==> flow/design.v <==
module ALU (
  input  logic [31:0] A, B,
  input  logic [3:0] ALUOp,
  output logic [31:0] Result,
  output logic Zero, Carry, Overflow, Negative
);
  logic [32:0] tmp;
  always_comb begin
    tmp = 33'd0;
    Carry = 0;
    Overflow = 0;
    case (ALUOp)
      4'b0000: begin  
        tmp = A + B;
        Result = tmp[31:0];
        Carry = tmp[32];
        Overflow = (~A[31] & ~B[31] & Result[31]) | (A[31] & B[31] & ~Result[31]);
      end
      4'b0001: begin  
        tmp = A - B;
        Result = tmp[31:0];
        Carry = tmp[32];
        Overflow = (A[31] & ~B[31] & ~Result[31]) | (~A[31] & B[31] & Result[31]);
      end
      4'b0010: Result = A & B;
      4'b0011: Result = A | B;
      4'b0100: Result = A ^ B;
      4'b0101: Result = ~A;
      4'b0110: Result = ~B;
      4'b0111: Result = A << B[4:0];
      4'b1000: Result = A >> B[4:0];
      4'b1001: Result = $signed(A) >>> B[4:0];
      default: Result = 32'd0;
    endcase
    Zero = (Result == 0);
    Negative = Result[31];
  end
endmodule
module ALUControl(
  input  logic [6:0] funct7,
  input  logic [2:0] funct3,
  input  logic [6:0] opcode,
  output logic [3:0] ALUOp
);
  always_comb begin
    case (opcode)
      7'b0110011: begin  
        case ({funct7, funct3})
          10'b0000000_000: ALUOp = 4'b0000;  
          10'b0100000_000: ALUOp = 4'b0001;  
          10'b0000000_111: ALUOp = 4'b0010;  
          10'b0000000_110: ALUOp = 4'b0011;  
          10'b0000000_100: ALUOp = 4'b0100;  
          10'b0000000_001: ALUOp = 4'b0111;  
          10'b0000000_101: ALUOp = 4'b1000;  
          10'b0100000_101: ALUOp = 4'b1001;  
          default: ALUOp = 4'b1111;
        endcase
      end
      default: ALUOp = 4'b1111;
    endcase
  end
endmodule
module InstructionDecoder(
  input  logic [31:0] instruction,
  output logic [6:0]  opcode,
  output logic [4:0]  rd,
  output logic [2:0]  funct3,
  output logic [4:0]  rs1,
  output logic [4:0]  rs2,
  output logic [6:0]  funct7
);
  assign opcode = instruction[6:0];
  assign rd     = instruction[11:7];
  assign funct3 = instruction[14:12];
  assign rs1    = instruction[19:15];
  assign rs2    = instruction[24:20];
  assign funct7 = instruction[31:25];
endmodule
module ALU_Pipeline(
  input  logic clk, rst,
  input  logic [31:0] A_in, B_in,
  input  logic [31:0] instr_in,
  output logic [31:0] Result_out,
  output logic Zero_out, Carry_out, Overflow_out, Negative_out
);
  logic [31:0] A_reg, B_reg;
  logic [3:0]  ALUOp;
  logic [31:0] instr_reg;
  logic [6:0] opcode, funct7;
  logic [4:0] rd, rs1, rs2;
  logic [2:0] funct3;
  logic [31:0] Result_comb;
  logic Zero_comb, Carry_comb, Overflow_comb, Negative_comb;
  always_ff @(posedge clk or posedge rst) begin
    if (rst) begin
      A_reg <= 0;
      B_reg <= 0;
      instr_reg <= 0;
    end else begin
      A_reg <= A_in;
      B_reg <= B_in;
      instr_reg <= instr_in;
    end
  end
  InstructionDecoder decoder (
    .instruction(instr_reg),
    .opcode(opcode),
    .rd(rd),
    .funct3(funct3),
    .rs1(rs1),
    .rs2(rs2),
    .funct7(funct7)
  );
  ALUControl control (
    .opcode(opcode),
    .funct3(funct3),
    .funct7(funct7),
    .ALUOp(ALUOp)
  );
  ALU alu_inst (
    .A(A_reg),
    .B(B_reg),
    .ALUOp(ALUOp),
    .Result(Result_comb),
    .Zero(Zero_comb),
    .Carry(Carry_comb),
    .Overflow(Overflow_comb),
    .Negative(Negative_comb)
  );
  always_ff @(posedge clk or posedge rst) begin
    if (rst) begin
      Result_out <= 0;
      Zero_out <= 0;
      Carry_out <= 0;
      Overflow_out <= 0;
      Negative_out <= 0;
    end else begin
      Result_out <= Result_comb;
      Zero_out <= Zero_comb;
      Carry_out <= Carry_comb;
      Overflow_out <= Overflow_comb;
      Negative_out <= Negative_comb;
    end
  end
endmodule
Subject: tool reports on ALU_Pipeline

Hi,

* Step by step through the tools: ALU_Pipeline
Module ALU_Pipeline before and after one edit of its RTL, step after step. Lines under "before" count in the file above, lines under "after" in the edited file. "change" is "after" less "before", of the values as shown; "rel. change" is that difference over "before", in percent. Operators: Yosys type, input widths -> output width; for muxes data width and select width s. Library cell names are shortened. A cell with -- has no value.
Set-up: design top ALU_Pipeline, clock clk, standard-cell library sky130hd, corner tt_025C_1v80

* Edit of the RTL
Unified diff, file above to edited file. This change comes from a script, not from a designer. The edited design behaves differently; no optimisation was intended.
begin of diff
@@ -23,5 +23,5 @@
         Overflow = (A[31] & ~B[31] & ~Result[31]) | (~A[31] & B[31] & Result[31]);
       end
-      4'b0010: Result = A & B;
+      4'b0010: Result = A ^ B;
       4'b0011: Result = A | B;
       4'b0100: Result = A ^ B;
end of diff

* After elaboration
Counts by Yosys on the flattened word-level netlist (proc, flatten, opt, wreduce; memories kept). Register bits leave out memories and registers merged into their read ports (data or address); mux counts leave out enables and synchronous resets folded into registers. Print and check cells are left out. Cells with the same type and inputs are merged into one.
Cells by class:
- $add $sub $neg | before 2, after 2, change 0, rel. change 0.00%
- equal/unequal tests | before 17, after 17, change 0, rel. change 0.00%
- shift operators | before 3, after 3, change 0, rel. change 0.00%
- multiplexer cells | before 5, after 5, change 0, rel. change 0.00%
- bitwise logic cells | before 19, after 18, change -1, rel. change -5.26%
- reductions and logical operators | before 3, after 4, change +1, rel. change +33.33%
Operator list:
- $and 32x32->32 | before 1, after 0, change -1, rel. change -100.00%
- $pmux 32 s10 | before 1, after 0, change -1, rel. change -100.00%
- $pmux 32 s9 | before 0, after 1, change +1
- $reduce_or 2->1 | before 0, after 1, change +1
- $and 1x1->1 | before 8, after 8, change 0, rel. change 0.00%
- $eq 10x3->1 const B | before 4, after 4, change 0, rel. change 0.00%
- $eq 4x3->1 const B | before 4, after 4, change 0, rel. change 0.00%
- $not 1->1 | before 4, after 4, change 0, rel. change 0.00%
- $eq 10x9->1 const B | before 2, after 2, change 0, rel. change 0.00%
- $eq 4x2->1 const B | before 2, after 2, change 0, rel. change 0.00%
- $eq 4x4->1 const B | before 2, after 2, change 0, rel. change 0.00%
- $not 32->32 | before 2, after 2, change 0, rel. change 0.00%
- $or 1x1->1 | before 2, after 2, change 0, rel. change 0.00%
- $pmux 1 s2 | before 2, after 2, change 0, rel. change 0.00%
- $add 32x32->33 | before 1, after 1, change 0, rel. change 0.00%
- $eq 10x1->1 const B | before 1, after 1, change 0, rel. change 0.00%
- $eq 4x1->1 const B | before 1, after 1, change 0, rel. change 0.00%
- $eq 7x6->1 const B | before 1, after 1, change 0, rel. change 0.00%
- $logic_not 10->1 | before 1, after 1, change 0, rel. change 0.00%
- $logic_not 32->1 | before 1, after 1, change 0, rel. change 0.00%
- $logic_not 4->1 | before 1, after 1, change 0, rel. change 0.00%
- $mux 4 | before 1, after 1, change 0, rel. change 0.00%
- $or 32x32->32 | before 1, after 1, change 0, rel. change 0.00%
- $pmux 4 s8 | before 1, after 1, change 0, rel. change 0.00%
- $shl 32x5->32 | before 1, after 1, change 0, rel. change 0.00%
- $shr 32x5->32 | before 1, after 1, change 0, rel. change 0.00%
- $sshr 32x5->32 | before 1, after 1, change 0, rel. change 0.00%
- $sub 32x32->33 | before 1, after 1, change 0, rel. change 0.00%
- $xor 32x32->32 | before 1, after 1, change 0, rel. change 0.00%
Bit counts:
- bits in registers | before 132, after 132, change 0, rel. change 0.00%
- bits of input ports | before 98, after 98, change 0, rel. change 0.00%
- elaborated cells | before 57, after 57, change 0, rel. change 0.00%

* Depth
Longest topological path by Yosys (ltp), each cell counted once; first at word level (registers and memories cut), then after technology mapping (sequential cells cut; the memories' decode and read muxes count).
Logic depth:
- depth in word-level cells | before 6, after 7, change +1, rel. change +16.67%
- ABC_AREA | before 0, after 0
- depth in mapped cells | before 20, after 18, change -2, rel. change -10.00%
- mapped depth without buffers | before 15, after 14, change -1, rel. change -6.67%

* After synthesis
Yosys stat after the flow's synthesis: flattened, memories mapped to cells. It holds for the ABC_AREA given above (unset counts as 0); a run with the other value may have another netlist.
Mapped netlist:
- standard cells after synthesis | before 1627, after 1506, change -121, rel. change -7.44%
- mapped area (µm²) | before 13459.2, after 13011.2, change -448.0, rel. change -3.33%
- flip-flops | before 116, after 116, change 0, rel. change 0.00%
- buffer cells | before 136, after 127, change -9, rel. change -6.62%
Cell types:
- nand2_1 | before 158, after 114, change -44, rel. change -27.85%
- nor2_1 | before 141, after 112, change -29, rel. change -20.57%
- a21oi_1 | before 125, after 97, change -28, rel. change -22.40%
- a211oi_1 | before 9, after 32, change +23, rel. change +255.56%
- mux4_2 | before 48, after 67, change +19, rel. change +39.58%
- mux2i_1 | before 55, after 40, change -15, rel. change -27.27%
- mux2_2 | before 34, after 21, change -13, rel. change -38.24%
- a22oi_1 | before 21, after 10, change -11, rel. change -52.38%
- nor3_1 | before 41, after 33, change -8, rel. change -19.51%
- nand4_1 | before 10, after 18, change +8, rel. change +80.00%
- or3_1 | before 6, after 14, change +8, rel. change +133.33%
- inv_1 | before 97, after 90, change -7, rel. change -7.22%
- buf_2 | before 22, after 29, change +7, rel. change +31.82%
- a221o_1 | before 17, after 10, change -7, rel. change -41.18%
- buf_1 | before 16, after 9, change -7, rel. change -43.75%
- o21ai_0 | before 90, after 84, change -6, rel. change -6.67%
- clkbuf_1 | before 82, after 76, change -6, rel. change -7.32%
- nand3_1 | before 37, after 31, change -6, rel. change -16.22%
The list need not be complete. By module: a second synthesis without flattening, with its own total; a netlist apart from the flattened one above.
Second synthesis, totals:
- cell total of the unflattened synthesis | before 1586, after 1717, change +131, rel. change +8.26%
- area (unflattened synthesis) (µm²) | before 13416.6, after 14621.5, change +1204.9, rel. change +8.98%
Each row is one instance without its submodules.
Modules, before:
- ALU | instances 1, cells 1401, area 9743.1 µm², seq. area 0.0 µm²
- ALU_Pipeline | instances 1, cells 133, area 3306.9 µm², seq. area 3303.2 µm²
- InstructionDecoder | instances 1, cells 32, area 240.2 µm², seq. area 0.0 µm²
- ALUControl | instances 1, cells 20, area 126.4 µm², seq. area 0.0 µm²
Modules, after:
- ALU | instances 1, cells 1532, area 10948.0 µm², seq. area 0.0 µm²
- ALU_Pipeline | instances 1, cells 133, area 3306.9 µm², seq. area 3303.2 µm²
- InstructionDecoder | instances 1, cells 32, area 240.2 µm², seq. area 0.0 µm²
- ALUControl | instances 1, cells 20, area 126.4 µm², seq. area 0.0 µm²

* Worst setup path after synthesis
OpenSTA on the mapped netlist: ideal clock, no wires. The path of least setup slack (recovery checks aside). Input and output delay are each 20% of the period. Register names are those of the netlist, which keeps one name where synthesis merged equal registers.
Path post-synthesis:
- path type | before reg-to-reg, after reg-to-reg
- from | before register B_reg[3], after register B_reg[4]
- to | before register Zero_out, after register Zero_out
- clock period (ps) | before 7000, after 7000, change 0, rel. change 0.00%
- library setup time (ps) | before 96, after 95, change -1
- arrival time (ps) | before 5278, after 4430, change -848, rel. change -16.07%
- data required time (ps) | before 6904, after 6905, change +1, rel. change +0.01%
- path slack (ps) | before 1627, after 2475, change +848
- path delay (ps) | before 5374, after 4525, change -849, rel. change -15.80%
- driving pins on the path | before 18, after 18, change 0, rel. change 0.00%
- buffers on the path | before 5, after 4, change -1, rel. change -20.00%
- synthesis period reached (ps) | before 5373, after 4525, change -848, rel. change -15.78%
"path delay" = arrival - input delay + setup time. "driving pins on the path" counts driving pins, that of a launching flip-flop among them; a cell with two outputs on the path counts twice. "synthesis period reached" is the clock period less the worst setup slack; recovery checks do not enter. This is arithmetic on one report: input and output delays are still those of the set period (20% each). Between the ends stands the longest chain of elaborated cells between them, by number of cells; it is not shown to be the way that was timed. Of several equally long chains one is given. Each line given opens the expression or statement behind the cell; cells for indexed reads and writes are added by Yosys, which also makes memories of some case tables.
On the way, post-synthesis, before: path through dfrtp_1 buf_2 inv_1 buf_1 buf_1 buf_1 ha_1 clkbuf_1 o41ai_2 a21boi_0 o311ai_0 xor2_1 o221ai_1 or4_1 or4_1 or4_1 or4_1 nor4_2, length of the longest elaborated chain 3, elaborated cells between the ends (all ways) 11, RTL lines with such cells 11, classes of those cells add/sub: 2; shift: 3; mux: 1; logic: 4; reduce/logical: 1
RTL lines, path post-synthesis, before:
- from (decl) | line 87 | logic [31:0] A_reg, B_reg;
- from (assign) | line 98 | B_reg <= 0;
- from (assign) | line 102 | B_reg <= B_in;
- $sub 32x32->33 | line 20 | tmp = A - B;
- $pmux 32 s10 | line 12 | case (ALUOp)
- $logic_not 32->1 | line 35 | Zero = (Result == 0);
- to (assign) | line 134 | Zero_out <= 0;
- to (assign) | line 140 | Zero_out <= Zero_comb;
- to (decl) | line 85 | output logic Zero_out, Carry_out, Overflow_out, Negative_out
Some nets on the timed path still bear RTL names; the line given drives or declares the net.
Nets with RTL names, path post-synthesis, before (line):
- Result_comb[11] | 12
On the way, post-synthesis, after: path through dfrtp_1 inv_1 clkbuf_1 buf_1 clkbuf_1 ha_1 clkbuf_1 a21o_1 a221oi_2 o211a_1 nor3_1 a31o_1 a21oi_1 mux2i_1 or4_1 nor4_4 nand4b_1 nor4b_2, length of the longest elaborated chain 3, elaborated cells between the ends (all ways) 10, classes of those cells add/sub: 2; shift: 3; mux: 1; logic: 3; reduce/logical: 1
RTL lines, path post-synthesis, after:
- from (decl) | line 87 | logic [31:0] A_reg, B_reg;
- from (assign) | line 98 | B_reg <= 0;
- from (assign) | line 102 | B_reg <= B_in;
- $sub 32x32->33 | line 20 | tmp = A - B;
- $pmux 32 s9 | line 12 | case (ALUOp)
- $logic_not 32->1 | line 35 | Zero = (Result == 0);
- to (assign) | line 134 | Zero_out <= 0;
- to (assign) | line 140 | Zero_out <= Zero_comb;
- to (decl) | line 85 | output logic Zero_out, Carry_out, Overflow_out, Negative_out
Nets with RTL names, path post-synthesis, after (line):
- Result_comb[16] | 12

* Path in the finished layout
Path of least setup slack in the final report of each run of set A (OpenROAD, finished layout, wires in). Where an end is a register, its clock arrival counts in the times. The path's times are printed in steps of 10 ps; the period is the one set.
Path post-layout:
- path type | before reg-to-reg, after reg-to-reg
- from | before register B_reg[0], after register B_reg[1]
- to | before register Zero_out, after register Zero_out
- clock period (ps) | before 7000, after 7000, change 0, rel. change 0.00%
- library setup time (ps) | before 90, after 90, change 0
- arrival time (ps) | before 6210, after 5860, change -350, rel. change -5.64%
- data required time (ps) | before 7360, after 7360, change 0, rel. change 0.00%
- path slack (ps) | before 1150, after 1500, change +350
- driving pins on the path | before 15, after 14, change -1, rel. change -6.67%
- buffers on the path | before 0, after 0, change 0
Between the ends stands the longest chain of elaborated cells between them, by number of cells; it is not shown to be the way that was timed. Of several equally long chains one is given.
On the way, post-layout, before: path through dfrtp_2 inv_1 ha_1 nand2_1 o21ai_0 a222oi_1 o2111ai_1 a2111oi_0 o21ai_0 nor4_1 nand4bb_1 or4_1 or4_1 or4_1 nor4_2, length of the longest elaborated chain 3, elaborated cells between the ends (all ways) 11, RTL lines with such cells 11, classes of those cells add/sub: 2; shift: 3; mux: 1; logic: 4; reduce/logical: 1
RTL lines, path post-layout, before:
- from (decl) | line 87 | logic [31:0] A_reg, B_reg;
- from (assign) | line 98 | B_reg <= 0;
- from (assign) | line 102 | B_reg <= B_in;
- $sub 32x32->33 | line 20 | tmp = A - B;
- $pmux 32 s10 | line 12 | case (ALUOp)
- $logic_not 32->1 | line 35 | Zero = (Result == 0);
- to (assign) | line 134 | Zero_out <= 0;
- to (assign) | line 140 | Zero_out <= Zero_comb;
- to (decl) | line 85 | output logic Zero_out, Carry_out, Overflow_out, Negative_out
Some nets on the timed path still bear RTL names; the line given drives or declares the net.
Nets with RTL names, path post-layout, before (line):
- Result_comb[6] | 12
On the way, post-layout, after: path through dfrtp_4 inv_1 ha_1 a21o_1 and4_1 o21ai_0 o21ai_0 a221oi_1 o2111ai_1 a211oi_1 nand4b_2 nor4b_2 nand4b_1 nor4b_2, length of the longest elaborated chain 3, elaborated cells between the ends (all ways) 10, classes of those cells add/sub: 2; shift: 3; mux: 1; logic: 3; reduce/logical: 1
RTL lines, path post-layout, after:
- from (decl) | line 87 | logic [31:0] A_reg, B_reg;
- from (assign) | line 98 | B_reg <= 0;
- from (assign) | line 102 | B_reg <= B_in;
- $sub 32x32->33 | line 20 | tmp = A - B;
- $pmux 32 s9 | line 12 | case (ALUOp)
- $logic_not 32->1 | line 35 | Zero = (Result == 0);
- to (assign) | line 134 | Zero_out <= 0;
- to (assign) | line 140 | Zero_out <= Zero_comb;
- to (decl) | line 85 | output logic Zero_out, Carry_out, Overflow_out, Negative_out
Nets with RTL names, path post-layout, after (line):
- Result_comb[11] | 12

* Measured runs
Both versions went through the flow (Yosys, OpenROAD) with the same settings in each pair. Constraints: input delay and output delay 20% of the set period each, output load 0.01 pF.
Settings, set A: CORE_UTILIZATION 40, period_ns 7.0, CAP_MARGIN 20, CORE_MARGIN 2, SLEW_MARGIN 20
Measured results, set A:
- chip area after synthesis (Yosys) (µm²) | before 13459.2, after 13011.2, change -448.0, rel. change -3.33%
- die outline area (µm²) | before 35131.9, after 33986.8, change -1145.1, rel. change -3.26%
- final design utilization (%) | before 46.5, after 46.5, change 0.0
- setup slack of the worst path (ps) | before 1154, after 1500, change +346
- total power after layout (mW) | before 2.681, after 2.500, change -0.181, rel. change -6.75%
By "total power after layout" is meant OpenSTA's value without simulated activity: inputs other than the clock are taken to toggle once in ten clock periods, and the tool carries that through the logic.

Regards
